==> flow/design.v <==
module Booth_Encoder #(
    parameter radix = 3
) (
    input [radix-1:0] input_num,
    output reg [5-1:0] NUM_CODE  
);
    always @(*) begin
        case (input_num)
            3'b000, 3'b111: NUM_CODE = 5'b10000;
            3'b001, 3'b010: NUM_CODE = 5'b00010;
            3'b101, 3'b110: NUM_CODE = 5'b00001;
            3'b011: NUM_CODE = 5'b01000;
            3'b100: NUM_CODE = 5'b00100;
        endcase
    end
endmodule
`timescale 1ns / 1ps
module Booth_MUL #(
    parameter INPUT_WIDTH = 8,
    parameter NUM_CODE_WIDTH = 5,
    parameter MATRIX_SIZE = 3,
    parameter OUTPUT_WIDTH=$clog2(MATRIX_SIZE*(2**INPUT_WIDTH))-1
) (
    input clk,reset_n,
    input signed [INPUT_WIDTH-1:0] input_q,
    input [NUM_CODE_WIDTH-1:0] NUM_CODE,
    input signed [OUTPUT_WIDTH-1:0] input_partialmul,
    output signed [OUTPUT_WIDTH-1:0] partialmul_out,
    output signed [INPUT_WIDTH-1:0] input_q_next
);
    wire signed [OUTPUT_WIDTH-1:0] input_partialmul_opshift;
    assign input_partialmul_opshift = input_partialmul <<< 2;
    reg signed [OUTPUT_WIDTH-1:0] pipeline_reg_input_partialmul_opshift;
    reg signed [INPUT_WIDTH-1:0] pipeline_reg_input_q;
    reg [NUM_CODE_WIDTH-1:0] pipeline_reg_NUM_CODE;
    reg signed [OUTPUT_WIDTH-1:0] partialmul_out_inner;
    wire signed [OUTPUT_WIDTH-1:0] q_ext, q_rev_ext;
    assign q_ext = pipeline_reg_input_q;
    assign q_rev_ext = -q_ext;
    always @(posedge clk or negedge reset_n) begin
        if (!reset_n)begin
            pipeline_reg_input_partialmul_opshift<=0;
            pipeline_reg_input_q<=0;
            pipeline_reg_NUM_CODE<=0;
        end
        else begin
            pipeline_reg_input_partialmul_opshift<=input_partialmul_opshift;
            pipeline_reg_input_q<=input_q;
            pipeline_reg_NUM_CODE<=NUM_CODE;
        end
    end
    reg signed [INPUT_WIDTH-1:0] input_q_state2;
    always @(posedge clk or negedge reset_n) begin
        if (!reset_n) begin
            partialmul_out_inner<=0;
            input_q_state2<=0;
        end
        else begin
            case (pipeline_reg_NUM_CODE)
                5'b01000:partialmul_out_inner<=(q_ext<<<1)+pipeline_reg_input_partialmul_opshift;
                5'b00100:partialmul_out_inner<=(q_rev_ext<<<1)+pipeline_reg_input_partialmul_opshift;
                5'b00010:partialmul_out_inner<=q_ext+pipeline_reg_input_partialmul_opshift;
                5'b00001:partialmul_out_inner<=q_rev_ext+pipeline_reg_input_partialmul_opshift;
                default:partialmul_out_inner<=pipeline_reg_input_partialmul_opshift;
            endcase
            input_q_state2<=pipeline_reg_input_q;
        end
    end
    assign input_q_next=input_q_state2;
    assign partialmul_out=partialmul_out_inner;
endmodule
`timescale 1ns / 1ps
module Booth_top #(
    parameter INPUT_WIDTH = 8,
    parameter NUM_CODE_WIDTH = 5,
    parameter MATRIX_SIZE = 3,
    parameter OUTPUT_WIDTH=$clog2(MATRIX_SIZE*(2**INPUT_WIDTH))-1
) (
    input clk,
    input reset_n,
    input signed [INPUT_WIDTH-1:0] input_q,
    input signed [INPUT_WIDTH-1:0] input_k,
    input signed [OUTPUT_WIDTH-1:0] left_final_partialmul_out,  
    output reg signed [OUTPUT_WIDTH-1:0] final_partialmul_out
);
    wire [NUM_CODE_WIDTH-1:0] NUM_CODE_0, NUM_CODE_1, NUM_CODE_2, NUM_CODE_3;
    wire signed [OUTPUT_WIDTH-1:0] partialmul_out_0;
    wire signed [OUTPUT_WIDTH-1:0] partialmul_out_1;
    wire signed [OUTPUT_WIDTH-1:0] partialmul_out_2;
    wire signed [OUTPUT_WIDTH-1:0] partialmul_out_3;
    wire signed [INPUT_WIDTH-1:0] q_next_0;
    wire signed [INPUT_WIDTH-1:0] q_next_1;
    wire signed [INPUT_WIDTH-1:0] q_next_2;
    Booth_Encoder booth_enc0 (
        .input_num($unsigned(input_k[7:5])),
        .NUM_CODE(NUM_CODE_0)
    );
    Booth_Encoder booth_enc1 (
        .input_num($unsigned(input_k[5:3])),
        .NUM_CODE(NUM_CODE_1)
    );
    Booth_Encoder booth_enc2 (
        .input_num($unsigned(input_k[3:1])),
        .NUM_CODE(NUM_CODE_2)
    );
    Booth_Encoder booth_enc3 (
        .input_num({$unsigned(input_k[1:0]), 1'b0}),
        .NUM_CODE(NUM_CODE_3)
    );
    Booth_MUL #(.MATRIX_SIZE(MATRIX_SIZE), .OUTPUT_WIDTH(OUTPUT_WIDTH),
                .INPUT_WIDTH(INPUT_WIDTH), .NUM_CODE_WIDTH(NUM_CODE_WIDTH)) Booth_MUL_0 (
        .clk(clk),
        .reset_n(reset_n),
        .input_q(input_q),
        .NUM_CODE(NUM_CODE_0),
        .input_partialmul({OUTPUT_WIDTH{1'b0}}),
        .partialmul_out(partialmul_out_0),
        .input_q_next(q_next_0)
    );
    Booth_MUL #(.MATRIX_SIZE(MATRIX_SIZE), .OUTPUT_WIDTH(OUTPUT_WIDTH),
                .INPUT_WIDTH(INPUT_WIDTH), .NUM_CODE_WIDTH(NUM_CODE_WIDTH)) Booth_MUL_1 (
        .clk(clk),
        .reset_n(reset_n),
        .input_q(q_next_0),
        .NUM_CODE(NUM_CODE_1),
        .input_partialmul(partialmul_out_0),
        .partialmul_out(partialmul_out_1),
        .input_q_next(q_next_1)
    );
    Booth_MUL #(.MATRIX_SIZE(MATRIX_SIZE), .OUTPUT_WIDTH(OUTPUT_WIDTH),
                .INPUT_WIDTH(INPUT_WIDTH), .NUM_CODE_WIDTH(NUM_CODE_WIDTH)) Booth_MUL_2 (
        .clk(clk),
        .reset_n(reset_n),
        .input_q(q_next_1),
        .NUM_CODE(NUM_CODE_2),
        .input_partialmul(partialmul_out_1),
        .partialmul_out(partialmul_out_2),
        .input_q_next(q_next_2)
    );
    Booth_MUL #(.MATRIX_SIZE(MATRIX_SIZE), .OUTPUT_WIDTH(OUTPUT_WIDTH),
                .INPUT_WIDTH(INPUT_WIDTH), .NUM_CODE_WIDTH(NUM_CODE_WIDTH)) Booth_MUL_3 (
        .clk(clk),
        .reset_n(reset_n),
        .input_q(q_next_2),
        .NUM_CODE(NUM_CODE_3),
        .input_partialmul(partialmul_out_2),
        .partialmul_out(partialmul_out_3),
        .input_q_next()
    );
    always @(posedge clk or negedge reset_n) begin
        if (!reset_n) final_partialmul_out <= 0;
        else final_partialmul_out <= partialmul_out_3 + left_final_partialmul_out;
    end
endmodule
module PE_Array #(
    parameter INPUT_WIDTH = 8,
    parameter NUM_CODE_WIDTH = 5,
    parameter MATRIX_SIZE = 3,
    parameter OUTPUT_WIDTH=$clog2(MATRIX_SIZE*(2**INPUT_WIDTH))-1
)(
    input clk,
    input reset_n,
    input [INPUT_WIDTH*MATRIX_SIZE-1:0] input_q,  
    input [INPUT_WIDTH*MATRIX_SIZE*MATRIX_SIZE-1:0] input_k,  
    output [OUTPUT_WIDTH*MATRIX_SIZE-1:0] final_partialmul_out   
);
    wire [OUTPUT_WIDTH*MATRIX_SIZE*(MATRIX_SIZE+1)-1:0] psum;
    genvar i, j;
    generate
        for (i = 0; i < MATRIX_SIZE; i = i + 1) begin : row
            assign psum[OUTPUT_WIDTH*(i*(MATRIX_SIZE+1))+:OUTPUT_WIDTH] = {OUTPUT_WIDTH{1'b0}};
            for (j = 0; j < MATRIX_SIZE; j = j + 1) begin : col
                Booth_top #(
                    .INPUT_WIDTH(INPUT_WIDTH),
                    .NUM_CODE_WIDTH(NUM_CODE_WIDTH),
                    .MATRIX_SIZE(MATRIX_SIZE),
                    .OUTPUT_WIDTH(OUTPUT_WIDTH)
                ) pe (
                    .clk(clk),
                    .reset_n(reset_n),
                    .input_q(input_q[INPUT_WIDTH*(MATRIX_SIZE-j)-1-:INPUT_WIDTH]),  
                    .input_k(input_k[INPUT_WIDTH*(MATRIX_SIZE*MATRIX_SIZE-MATRIX_SIZE*i-j)-1-:INPUT_WIDTH]),  
                    .left_final_partialmul_out(psum[OUTPUT_WIDTH*(i*(MATRIX_SIZE+1)+j)+:OUTPUT_WIDTH]),  
                    .final_partialmul_out(psum[OUTPUT_WIDTH*(i*(MATRIX_SIZE+1)+j+1)+:OUTPUT_WIDTH])  
                );
                if(j==MATRIX_SIZE-1) assign final_partialmul_out[(MATRIX_SIZE-i)*OUTPUT_WIDTH-1-:OUTPUT_WIDTH]=psum[OUTPUT_WIDTH*(i*(MATRIX_SIZE+1)+j+1)+:OUTPUT_WIDTH];
            end
        end
    endgenerate
endmodule
module Array_control#(
    parameter INPUT_WIDTH = 8,
    parameter NUM_CODE_WIDTH = 5,
    parameter MATRIX_SIZE = 3,
    parameter ADDR_WIDTH = $clog2(MATRIX_SIZE**2<<2),
    parameter OUTPUT_WIDTH=$clog2(MATRIX_SIZE*(2**INPUT_WIDTH))-1
)(
    input start,clk,reset_n,
    input        [INPUT_WIDTH*MATRIX_SIZE-1:0]      buffer_input_q, 
    input        [INPUT_WIDTH*MATRIX_SIZE*MATRIX_SIZE-1:0]           buffer_input_k,
    output       job_start,
    output reg         buffer_read_K_EN,
    output             buffer_read_Q_EN,
    output reg      write_enable,
    output reg     [ADDR_WIDTH-1:0]        write_addr,
    output     [ADDR_WIDTH-1:0]        buffer_Q_addr,
    output   [MATRIX_SIZE*OUTPUT_WIDTH-1:0]             QK_RESULT
);
localparam IDLE=1'b0;
localparam ROLLING=1'b1;
localparam PIPE_LATENCY = 1 + 2*4 + 1 + (MATRIX_SIZE-1);
localparam LAST_CNT = PIPE_LATENCY + MATRIX_SIZE - 1;
reg state;
reg [5:0] cnt;
assign job_start = (state==IDLE) & start;
assign buffer_read_Q_EN = (state==ROLLING) && (cnt < 2*MATRIX_SIZE-1);
assign buffer_Q_addr = cnt[ADDR_WIDTH-1:0];
wire [OUTPUT_WIDTH*MATRIX_SIZE-1:0] final_partialmul_out;
    PE_Array #(
        .INPUT_WIDTH(INPUT_WIDTH),
        .NUM_CODE_WIDTH(NUM_CODE_WIDTH),
        .MATRIX_SIZE(MATRIX_SIZE),
        .OUTPUT_WIDTH(OUTPUT_WIDTH)
    ) pe_array_inst (
        .clk(clk),
        .reset_n(reset_n),
        .input_q(buffer_input_q),
        .input_k(buffer_input_k),
        .final_partialmul_out(final_partialmul_out)
    );
assign QK_RESULT=final_partialmul_out;
always @(posedge clk or negedge reset_n) begin
    if(!reset_n)begin
        state<=IDLE;
        cnt<=0;
        buffer_read_K_EN<=0;
        write_enable<=0;
        write_addr<=0;
    end
    else case (state)
    IDLE: begin
        write_enable<=0;
        if(start) begin
            state<=ROLLING;
            cnt<=0;
            buffer_read_K_EN<=1;
        end
    end
    ROLLING:begin
        cnt<=cnt+1;
        buffer_read_K_EN<=0;
        if(cnt>=PIPE_LATENCY-1 && cnt<LAST_CNT) begin
            write_enable<=1;
            write_addr<=cnt-(PIPE_LATENCY-1);
        end
        else write_enable<=0;
        if(cnt==LAST_CNT-1) state<=IDLE;
    end
    endcase
end
endmodule
module matrix_buffer #(
    parameter INPUT_WIDTH = 8,
    parameter MATRIX_SIZE = 3,
    parameter ADDR_WIDTH = $clog2(MATRIX_SIZE**2 << 2)
)(
    input clk,
    input reset_n,
    input K_V_read_EN, K_V_write_EN, K_V_clear,
    input signed [INPUT_WIDTH*MATRIX_SIZE-1:0] MATRIX_INPUT,
    output reg signed [INPUT_WIDTH*MATRIX_SIZE*MATRIX_SIZE-1:0] MATRIX_OUTPUT  
);
    integer i, j;
    reg signed [INPUT_WIDTH*MATRIX_SIZE-1:0] BUFFER [MATRIX_SIZE-1:0];
    reg [ADDR_WIDTH-1:0] K_offset;
    always @(posedge clk or negedge reset_n) begin
        if (~reset_n) begin
            MATRIX_OUTPUT <= 0;
            K_offset <= 0;
           for (j = 0; j < MATRIX_SIZE; j = j + 1) begin
               BUFFER[j] <= {MATRIX_SIZE*INPUT_WIDTH{1'b0}};
           end
        end
        else begin
            if (K_V_read_EN) begin
                for (i = 0; i < MATRIX_SIZE; i = i + 1) begin
                    MATRIX_OUTPUT[(MATRIX_SIZE-i) * INPUT_WIDTH * MATRIX_SIZE -1 -: MATRIX_SIZE * INPUT_WIDTH] <= BUFFER[i];
                end
            end
            if (K_V_clear) K_offset <= 0;
            else if (K_V_write_EN) begin
                if (K_offset < MATRIX_SIZE) BUFFER[K_offset] <= MATRIX_INPUT;
                K_offset <= K_offset + 1;  
            end
        end
    end
endmodule
module row_buffer #(
    parameter INPUT_WIDTH = 8,          
    parameter MATRIX_SIZE = 3,          
    parameter ADDR_WIDTH = $clog2(MATRIX_SIZE**2<<2)  
)(
    input clk,
    input reset_n,
    input write_en, clear,                            
    input [MATRIX_SIZE*INPUT_WIDTH-1:0] ROW_INPUT,
    input read_en,                                      
    input [ADDR_WIDTH-1:0] read_addr,                   
    output reg [MATRIX_SIZE*INPUT_WIDTH-1:0] read_data       
);
    localparam DEPTH = 2*MATRIX_SIZE-1;
    reg [MATRIX_SIZE*INPUT_WIDTH-1:0] buffer_data [DEPTH-1:0];  
    reg [ADDR_WIDTH-1:0] offset;
    integer j;
    always @(posedge clk or negedge  reset_n) begin
        if (~reset_n) begin
           for (j = 0; j < DEPTH; j = j + 1) begin
               buffer_data[j] <= {MATRIX_SIZE*INPUT_WIDTH{1'b0}};
           end
            offset <= 0;
            read_data <= {MATRIX_SIZE*INPUT_WIDTH{1'b0}};
        end
        else begin
            if (clear) offset <= 0;
            else if (write_en) begin
                for (j = 0; j < MATRIX_SIZE; j = j + 1) begin
                    if (offset + j < DEPTH)
                        buffer_data[offset + j][(MATRIX_SIZE - j) * INPUT_WIDTH - 1 -: INPUT_WIDTH]
                            <= ROW_INPUT[(MATRIX_SIZE - j) * INPUT_WIDTH - 1 -: INPUT_WIDTH];
                end
                offset <= offset + 1;  
            end
            if (read_en) begin
                if (read_addr < DEPTH) read_data <= buffer_data[read_addr];
            end
        end
    end
endmodule
module OutputBuffer #(
    parameter MATRIX_SIZE = 3,
    parameter INPUT_WIDTH=8,
    parameter ADDR_WIDTH = $clog2(MATRIX_SIZE**2<<2),
    parameter OUTPUT_WIDTH = $clog2(MATRIX_SIZE*(2**INPUT_WIDTH))-1
)(
    input clk,
    input reset_n,
    input read_en,
    input [ADDR_WIDTH-1:0] READ_ADDR,
    input write_enable,
    input [ADDR_WIDTH-1:0] write_addr,
    input [OUTPUT_WIDTH*MATRIX_SIZE-1:0] QK_RESULT ,  
    output reg [MATRIX_SIZE*OUTPUT_WIDTH-1:0] QK_RESULT_READ
);
reg [OUTPUT_WIDTH-1:0] BUFFER [MATRIX_SIZE-1:0][MATRIX_SIZE-1:0];  
integer i,j;
always @(posedge clk or negedge  reset_n) begin
    if (~reset_n) begin
        QK_RESULT_READ<=0;
        for(i=0;i<MATRIX_SIZE;i=i+1) for(j=0;j<MATRIX_SIZE;j=j+1) BUFFER[i][j]<=0;
    end else begin
        if(write_enable) begin
            for(i=0;i<MATRIX_SIZE;i=i+1)
                if(write_addr<MATRIX_SIZE)
                    BUFFER[i][write_addr]<=QK_RESULT[(MATRIX_SIZE-i)*OUTPUT_WIDTH-1-:OUTPUT_WIDTH];
        end
        if(read_en && READ_ADDR<MATRIX_SIZE) begin
            for (i = 0; i < MATRIX_SIZE; i = i + 1) begin
                QK_RESULT_READ[(MATRIX_SIZE-i) * OUTPUT_WIDTH -1 -: OUTPUT_WIDTH] <= BUFFER[READ_ADDR][i]; 
            end
        end
    end
end
endmodule
module Attention_top #(
    parameter INPUT_WIDTH = 8,
    parameter NUM_CODE_WIDTH = 5,
    parameter MATRIX_SIZE = 3,
    parameter ADDR_WIDTH = $clog2(MATRIX_SIZE**2<<2),
    parameter OUTPUT_WIDTH = $clog2(MATRIX_SIZE*(2**INPUT_WIDTH))-1
)(
    input clk,
    input reset_n,
    input start,
    input softmax_req,DATA_write_EN,
    input  [INPUT_WIDTH*MATRIX_SIZE-1:0] Q_INPUT,
    input [INPUT_WIDTH*MATRIX_SIZE-1:0] MATRIX_INPUT,
    output reg [MATRIX_SIZE*OUTPUT_WIDTH-1:0] Output_RESULT,
    input output_req
);
wire [ADDR_WIDTH-1:0] Q_S_addr, write_addr;
wire [MATRIX_SIZE*OUTPUT_WIDTH-1:0] QK_RESULT;
wire write_enable;
wire job_start;
wire [INPUT_WIDTH*MATRIX_SIZE*MATRIX_SIZE-1:0] MATRIX_OUTPUT;
wire [OUTPUT_WIDTH*MATRIX_SIZE-1:0] output_buffer_READ_VALUE;
wire [INPUT_WIDTH*MATRIX_SIZE-1:0] Q_S_date;
wire K_V_read_EN;
wire Q_S_read_EN;
reg output_buffer_READ_EN;
reg [ADDR_WIDTH-1:0] output_buffer_READ_ADDR;
reg [ADDR_WIDTH-1:0] output_READ_ADDR;
    Array_control #(
        .INPUT_WIDTH(INPUT_WIDTH),
        .NUM_CODE_WIDTH(NUM_CODE_WIDTH),
        .MATRIX_SIZE(MATRIX_SIZE),
        .ADDR_WIDTH(ADDR_WIDTH),
        .OUTPUT_WIDTH(OUTPUT_WIDTH)
    ) array_control_inst (
        .start(start),
        .clk(clk),
        .reset_n(reset_n),
        .buffer_input_q(Q_S_date),
        .buffer_input_k(MATRIX_OUTPUT),
        .job_start(job_start),
        .buffer_read_K_EN(K_V_read_EN),
        .buffer_read_Q_EN(Q_S_read_EN),
        .write_enable(write_enable),
        .write_addr(write_addr),
        .buffer_Q_addr(Q_S_addr),
        .QK_RESULT(QK_RESULT)
    );
    matrix_buffer #(
        .INPUT_WIDTH(INPUT_WIDTH),
        .MATRIX_SIZE(MATRIX_SIZE),
        .ADDR_WIDTH(ADDR_WIDTH)
    ) matrix_buffer_inst (
        .clk(clk),
        .reset_n(reset_n),
        .K_V_read_EN(K_V_read_EN),
        .K_V_write_EN(DATA_write_EN),
        .K_V_clear(job_start),
        .MATRIX_INPUT(MATRIX_INPUT),
        .MATRIX_OUTPUT(MATRIX_OUTPUT)
    );
    row_buffer #(
        .INPUT_WIDTH(INPUT_WIDTH),
        .MATRIX_SIZE(MATRIX_SIZE),
        .ADDR_WIDTH(ADDR_WIDTH)
    ) row_buffer_inst (
        .clk(clk),
        .reset_n(reset_n),
        .write_en(DATA_write_EN),
        .clear(job_start),
        .ROW_INPUT(Q_INPUT),
        .read_en(Q_S_read_EN),
        .read_addr(Q_S_addr),
        .read_data(Q_S_date)
    );
    OutputBuffer #(
        .MATRIX_SIZE(MATRIX_SIZE),
        .INPUT_WIDTH(INPUT_WIDTH),
        .ADDR_WIDTH(ADDR_WIDTH),
        .OUTPUT_WIDTH(OUTPUT_WIDTH)
    ) output_buffer_inst (
        .clk(clk),
        .reset_n(reset_n),
        .write_enable(write_enable),
        .write_addr(write_addr),
        .QK_RESULT(QK_RESULT),
        .read_en(output_buffer_READ_EN),
        .READ_ADDR(output_buffer_READ_ADDR),
        .QK_RESULT_READ(output_buffer_READ_VALUE)
    );
    always @(posedge clk or negedge reset_n) begin
        if(~reset_n) begin
            output_READ_ADDR<=0;
            output_buffer_READ_EN<=0;
            output_buffer_READ_ADDR<=0;
            Output_RESULT<=0;
        end
        else if(output_req) begin
            output_buffer_READ_EN<=1;
            output_buffer_READ_ADDR<=output_READ_ADDR;
            output_READ_ADDR<=output_READ_ADDR+1;
            Output_RESULT<=output_buffer_READ_VALUE;
        end
        else begin
            output_READ_ADDR<=0;
            output_buffer_READ_EN<=0;
            Output_RESULT<=0;
        end
    end
endmodule
-- Reports on Attention_top
The steps from the RTL of Attention_top to its reports follow in flow order.
Line numbers count from 1 in the design file above.
Operators: Yosys type, input widths -> output width; for muxes data width and select width s.
The mark -- stands for no value.
- design top: Attention_top
- clock: clk
- standard-cell library: sky130hd
- timing corner: tt_025C_1v80

-- Word-level counts
Yosys after proc, flatten, opt, wreduce and memory -nomap, before mapping. Print and check cells are not counted.
Yosys's memory passes give these memory sizes; they may raise the number of words (mostly to a power of two), join words into wider ones and drop unused or constant bits.
- bits in registers at 1063
- bits in read-only memories at 1440
- noted clocked read ports x word width: 180
- memory cells: 36
- output and inout port bits: 27
- cells after elaboration: 718
- memory list (name ; words ; bits a word ; read ports ; wr ports ; RTL line ; text):
    (name not given) ; 8 ; 5 ; 1 ; 0 ; 8 ; case (input_num)
    (name not given) ; 8 ; 5 ; 1 ; 0 ; 8 ;
    (name not given) ; 8 ; 5 ; 1 ; 0 ; 8 ;
    (name not given) ; 8 ; 5 ; 1 ; 0 ; 8 ;
    (name not given) ; 8 ; 5 ; 1 ; 0 ; 8 ;
    (name not given) ; 8 ; 5 ; 1 ; 0 ; 8 ;
Further memories, not shown: 30.
- add/sub/neg operators: 138
- $mul at 1
- magnitude comparators: 9
- noted equal/unequal tests: 212
- mux-type cells: 110
- bitwise operators: 3
- reduce/logical cells at 71
- operators with widths (operator ; number):
    $mux 9 ; 54
    $pmux 9 s4 ; 9
    $add 9x9->9 ; 33
    $add 7x7->7 ; 36
    $pmux 7 s4 ; 9
    $pmux 9 s9 ; 3
    $eq 5x1->1 const B ; 36
    $eq 5x2->1 const B ; 36
    $eq 5x3->1 const B ; 36
    $eq 5x4->1 const B ; 36
    $add 5x5->5 ; 36
    $pmux 5 s4 ; 9
    $pmux 24 s5 ; 1
    $pmux 3 s4 ; 9
    $eq 4x3->1 const B ; 24
    $add 8x9->9 ; 9
    $reduce_and 4->1 ; 18
    $mul 32x2->4 const B ; 1
    $lt 32x3->1 const B ; 2
    $eq 4x2->1 const B ; 12
    $logic_not 1->1 ; 36
    $mux 6 ; 6
    $neg 8->9 ; 3
    $mux 27 ; 1
    $eq 3x2->1 const B ; 8
    $eq 4x1->1 const B ; 6
    $eq 4x4->1 const B ; 6
    $logic_not 4->1 ; 6
Other operator kinds: 33; their cells: 63.

-- Depth
Yosys ltp: most cells in a row. Word level: on the elaborated netlist, between registers, memories and ports. Mapped: between sequential cells and ports; inverters and the memories' decode and read muxes count.
- noted depth after elaboration: 9
- ABC_AREA at 0
- noted gate-level depth with buffers: 18
- mapped depth without buffers: 16

-- Netlist
Source: synth_stat.txt of the flow (Yosys; design flattened, memories mapped). It holds for the ABC_AREA given above (unset counts as 0); a run with the other value may have another netlist.
- standard cells after synthesis at 5229
- chip area (Yosys): 58084.5 um^2
- sequential area: 30879.6 um^2
- mapped flip-flops: 1234
- noted buffers: 214
- cells by type (type ; number):
    sky130_fd_sc_hd__dfrtp_1 ; 1234
    sky130_fd_sc_hd__mux2_2 ; 320
    sky130_fd_sc_hd__ha_1 ; 250
    sky130_fd_sc_hd__a21oi_1 ; 364
    sky130_fd_sc_hd__nand2_1 ; 397
    sky130_fd_sc_hd__xnor2_1 ; 157
    sky130_fd_sc_hd__nor2_1 ; 366
    sky130_fd_sc_hd__o21ai_0 ; 217
    sky130_fd_sc_hd__inv_1 ; 254
    sky130_fd_sc_hd__a22oi_1 ; 108
    sky130_fd_sc_hd__and2_1 ; 112
    sky130_fd_sc_hd__xor2_1 ; 79
    sky130_fd_sc_hd__fa_1 ; 34
    sky130_fd_sc_hd__clkbuf_1 ; 175
    sky130_fd_sc_hd__nor2b_1 ; 99
    sky130_fd_sc_hd__a222oi_1 ; 53
    sky130_fd_sc_hd__a21o_1 ; 66
    sky130_fd_sc_hd__nand3_1 ; 92
Other cell types: 70; their cells: 852.
By module: a second synthesis without flattening, with its own total; a netlist apart from the flattened one above.
- noted cell total of the unflattened synthesis: 8364
- noted area total of the unflattened synthesis: 91951.9 um^2
Each row is one instance without its submodules.
- by module (module ; instances ; cells ; area (um^2) ; seq. area (um^2)):
    Booth_MUL ; 36 ; 163 ; 1726.7 ; 925.9
    OutputBuffer ; 1 ; 762 ; 7233.2 ; 2702.6
    row_buffer ; 1 ; 454 ; 6693.9 ; 3753.6
    matrix_buffer ; 1 ; 338 ; 5730.5 ; 3753.6
    Booth_top ; 9 ; 51 ; 569.3 ; 225.2
    Booth_Encoder ; 36 ; 9 ; 80.1 ; 0.0
    Attention_top ; 1 ; 94 ; 1362.6 ; 1001.0
    Array_control ; 1 ; 64 ; 762.0 ; 375.4
    PE_Array ; 1 ; 1 ; 3.8 ; 0.0

-- Timing after synthesis
OpenSTA on the mapped netlist: ideal clock, no wires. The path of least setup slack (recovery checks aside). Input and output delay are each 20% of the period. Register names are those of the netlist, which keeps one name where synthesis merged equal registers.
- kind: reg-to-reg
- from: reg output_buffer_READ_ADDR[0]
- to: reg output_buffer_inst.QK_RESULT_READ[19]
- period: 5.0 ns
- noted setup time: 0.131 ns
- noted data arrival time: 3.230 ns
- required time: 4.869 ns
- slack at 1.639 ns
- noted path delay: 3.361 ns
- noted stages: 14
- path buffers: 2
- noted period reached after synthesis: 3.361 ns
"path delay" is the arrival time less input delay plus setup time.
"stages": output pins that drive a net of the path, with the launching flip-flop's if there is one; two outputs of one cell count as two.
"period reached after synthesis" is the clock period less the worst setup slack; recovery checks do not enter. This is arithmetic on one report: input and output delays are still those of the set period (20% each).
The rows between start and end are the longest chain of elaborated cells between them; the timing report does not say that the signal goes this way. Where chains are equally long, one stands for them.
A line is the first line of the expression or statement that the cell stems from. Yosys adds cells for indexed reads and writes and turns some case tables into memories.
- path through: sky130_fd_sc_hd__dfrtp_1 -> sky130_fd_sc_hd__inv_1 -> sky130_fd_sc_hd__ha_1 -> sky130_fd_sc_hd__inv_1 -> sky130_fd_sc_hd__fa_1 -> sky130_fd_sc_hd__ha_1 -> sky130_fd_sc_hd__clkbuf_1 -> sky130_fd_sc_hd__clkbuf_1 -> sky130_fd_sc_hd__mux2i_1 -> sky130_fd_sc_hd__o22ai_1 -> sky130_fd_sc_hd__a22oi_1 -> sky130_fd_sc_hd__nand3b_1 -> sky130_fd_sc_hd__nor4_1 -> sky130_fd_sc_hd__a31oi_1
- length of the longest elaborated chain: 5
- elaborated cells between the ends (all ways) at 15
- RTL lines with such cells: 2
- those cells by class: 2 x add/sub; 1 x mul; 1 x compare; 8 x eq/ne; 1 x mux; 2 x reduce/logical
- RTL lines, path post-synthesis (item ; RTL line ; text):
    from (decl) ; 400 ; reg [ADDR_WIDTH-1:0] output_buffer_READ_ADDR;
    from (assign) ; 468 ; output_buffer_READ_ADDR<=0;
    from (assign) ; 473 ; output_buffer_READ_ADDR<=output_READ_ADDR;
    $sub 2x6->7 ; 368 ; QK_RESULT_READ[(MATRIX_SIZE-i) * OUTPUT_WIDTH -1 -: OUTPUT_WIDTH] <= BUFFER[READ_ADDR][i];
    $mul 32x2->4 ; 368 ;
    $add 4x2->4 ; 368 ;
    $eq 4x4->1 ; 368 ;
    $pmux 9 s9 ; 368 ;
    to (assign) ; 358 ; QK_RESULT_READ<=0;
    to (assign) ; 368 ;
    to (decl) ; 352 ; output reg [MATRIX_SIZE*OUTPUT_WIDTH-1:0] QK_RESULT_READ

-- Path in the finished layout
From the final timing report of run 2: the path of least setup slack in the routed layout; clock arrival at registers is part of the times.
- kind: reg-to-reg
- from: reg output_buffer_READ_ADDR[0]
- to: reg output_buffer_inst.QK_RESULT_READ[18]
- period: 5.63 ns
- noted setup time: 0.06 ns
- noted data arrival time: 4.82 ns
- required time: 6.34 ns
- slack at 1.52 ns
- noted stages: 15
- path buffers: 2
The rows between start and end are the longest chain of elaborated cells between them; the timing report does not say that the signal goes this way. Where chains are equally long, one stands for them.
- path through: sky130_fd_sc_hd__dfrtp_1 -> sky130_fd_sc_hd__inv_1 -> sky130_fd_sc_hd__ha_1 -> sky130_fd_sc_hd__inv_1 -> sky130_fd_sc_hd__fa_1 -> sky130_fd_sc_hd__buf_4 -> sky130_fd_sc_hd__ha_4 -> sky130_fd_sc_hd__buf_4 -> sky130_fd_sc_hd__nand2_1 -> sky130_fd_sc_hd__a2111oi_0 -> sky130_fd_sc_hd__a221oi_1 -> sky130_fd_sc_hd__o311ai_0 -> sky130_fd_sc_hd__nor2_1 -> sky130_fd_sc_hd__o2111ai_1 -> sky130_fd_sc_hd__o221a_2
- length of the longest elaborated chain: 5
- elaborated cells between the ends (all ways) at 15
- RTL lines with such cells: 2
- those cells by class: 2 x add/sub; 1 x mul; 1 x compare; 8 x eq/ne; 1 x mux; 2 x reduce/logical
- RTL lines, path after layout (item ; RTL line ; text):
    from (decl) ; 400 ; reg [ADDR_WIDTH-1:0] output_buffer_READ_ADDR;
    from (assign) ; 468 ; output_buffer_READ_ADDR<=0;
    from (assign) ; 473 ; output_buffer_READ_ADDR<=output_READ_ADDR;
    $sub 2x6->7 ; 368 ; QK_RESULT_READ[(MATRIX_SIZE-i) * OUTPUT_WIDTH -1 -: OUTPUT_WIDTH] <= BUFFER[READ_ADDR][i];
    $mul 32x2->4 ; 368 ;
    $add 4x2->4 ; 368 ;
    $eq 4x4->1 ; 368 ;
    $pmux 9 s9 ; 368 ;
    to (assign) ; 358 ; QK_RESULT_READ<=0;
    to (assign) ; 368 ;
    to (decl) ; 352 ; output reg [MATRIX_SIZE*OUTPUT_WIDTH-1:0] QK_RESULT_READ

Memo
Re: implementation data of Attention_top

Top module Attention_top; platform sky130hd; tools Yosys and OpenROAD; 2 stored runs in no particular order. Input and output delays are each 20% of the period that was set; the output load is 0.01 pF.
"time of the worst setup path": the worst setup path's part of the clock period (all of it between registers, 20% less for each end at a port) less its slack. A launch clock that arrives late makes it longer, a capture clock that arrives late makes it shorter.
"total power of the final layout": no workload was simulated; the value follows from the tool's default switching activity.

Run 1

==> flow/run.sh <==
#!/bin/bash
# the make line also repeats the synthesis and layout settings of config.mk as NAME=value (left out here)
make -C /OpenROAD-flow-scripts/flow DESIGN_CONFIG=/design/flow/config.mk WORK_HOME=/design/flow/orfs CLKGATE_MAP_FILE= finish
==> flow/config.mk <==
export PLATFORM = sky130hd
export DESIGN_NAME = Attention_top
export DESIGN_NICKNAME = Attention_top
export VERILOG_FILES = /design/flow/design.v
export SDC_FILE = /design/flow/constraint.sdc
export NUM_CORES = 4
export LEC_CHECK = 0
export ABC_AREA = 1
export CAP_MARGIN = 15
export CELL_PAD_IN_SITES_DETAIL_PLACEMENT = 1
export CELL_PAD_IN_SITES_GLOBAL_PLACEMENT = 3
export CORE_MARGIN = 2
export CORE_UTILIZATION = 49
export CTS_CLUSTER_SIZE = 69
export HOLD_SLACK_MARGIN = 0.11
export MAX_ROUTING_LAYER = met4
export MIN_ROUTING_LAYER = met1
export PLACE_DENSITY = 0.68
export SETUP_SLACK_MARGIN = 1.32
export SLEW_MARGIN = 30
export TNS_END_PERCENT = 5
==> flow/constraint.sdc <==
create_clock -name core_clock -period 4.53 [get_ports {clk}]
set_input_delay 0.9060 -clock core_clock [delete_from_list [all_inputs] [get_ports {clk}]]
set_output_delay 0.9060 -clock core_clock [all_outputs]
set_load 0.01 [all_outputs]

Run 1: did not finish, placement stopped with GPL-0301.

Run 2

==> flow/run.sh <==
#!/bin/bash
# the make line also repeats the synthesis and layout settings of config.mk as NAME=value (left out here)
make -C /OpenROAD-flow-scripts/flow DESIGN_CONFIG=/design/flow/config.mk WORK_HOME=/design/flow/orfs CLKGATE_MAP_FILE= finish
==> flow/config.mk <==
export PLATFORM = sky130hd
export DESIGN_NAME = Attention_top
export DESIGN_NICKNAME = Attention_top
export VERILOG_FILES = /design/flow/design.v
export SDC_FILE = /design/flow/constraint.sdc
export NUM_CORES = 4
export LEC_CHECK = 0
export CAP_MARGIN = 15
export CELL_PAD_IN_SITES_DETAIL_PLACEMENT = 1
export CELL_PAD_IN_SITES_GLOBAL_PLACEMENT = 3
export CORE_MARGIN = 2
export CORE_UTILIZATION = 49
export HOLD_SLACK_MARGIN = 0.12
export MIN_ROUTING_LAYER = met1
export PLACE_DENSITY_LB_ADDON = 0.13
export SETUP_SLACK_MARGIN = 1.32
export SLEW_MARGIN = 20
export TNS_END_PERCENT = 5
==> flow/constraint.sdc <==
create_clock -name core_clock -period 5.63 [get_ports {clk}]
set_input_delay 1.1260 -clock core_clock [delete_from_list [all_inputs] [get_ports {clk}]]
set_output_delay 1.1260 -clock core_clock [all_outputs]
set_load 0.01 [all_outputs]

Measured in run 2:
- noted the setup slack of the critical path: 1.518 ns
- worst-case hold slack at 0.329 ns
- noted the time of the worst setup path: 4.11 ns
- critical path type: reg-to-reg
- noted the mapped cell area after synthesis: 58084.5 um^2
- total power of the final layout at 40218 uW
- die size: 121309.0 um^2
- noted the std-cell area (final layout): 65093.7 um^2
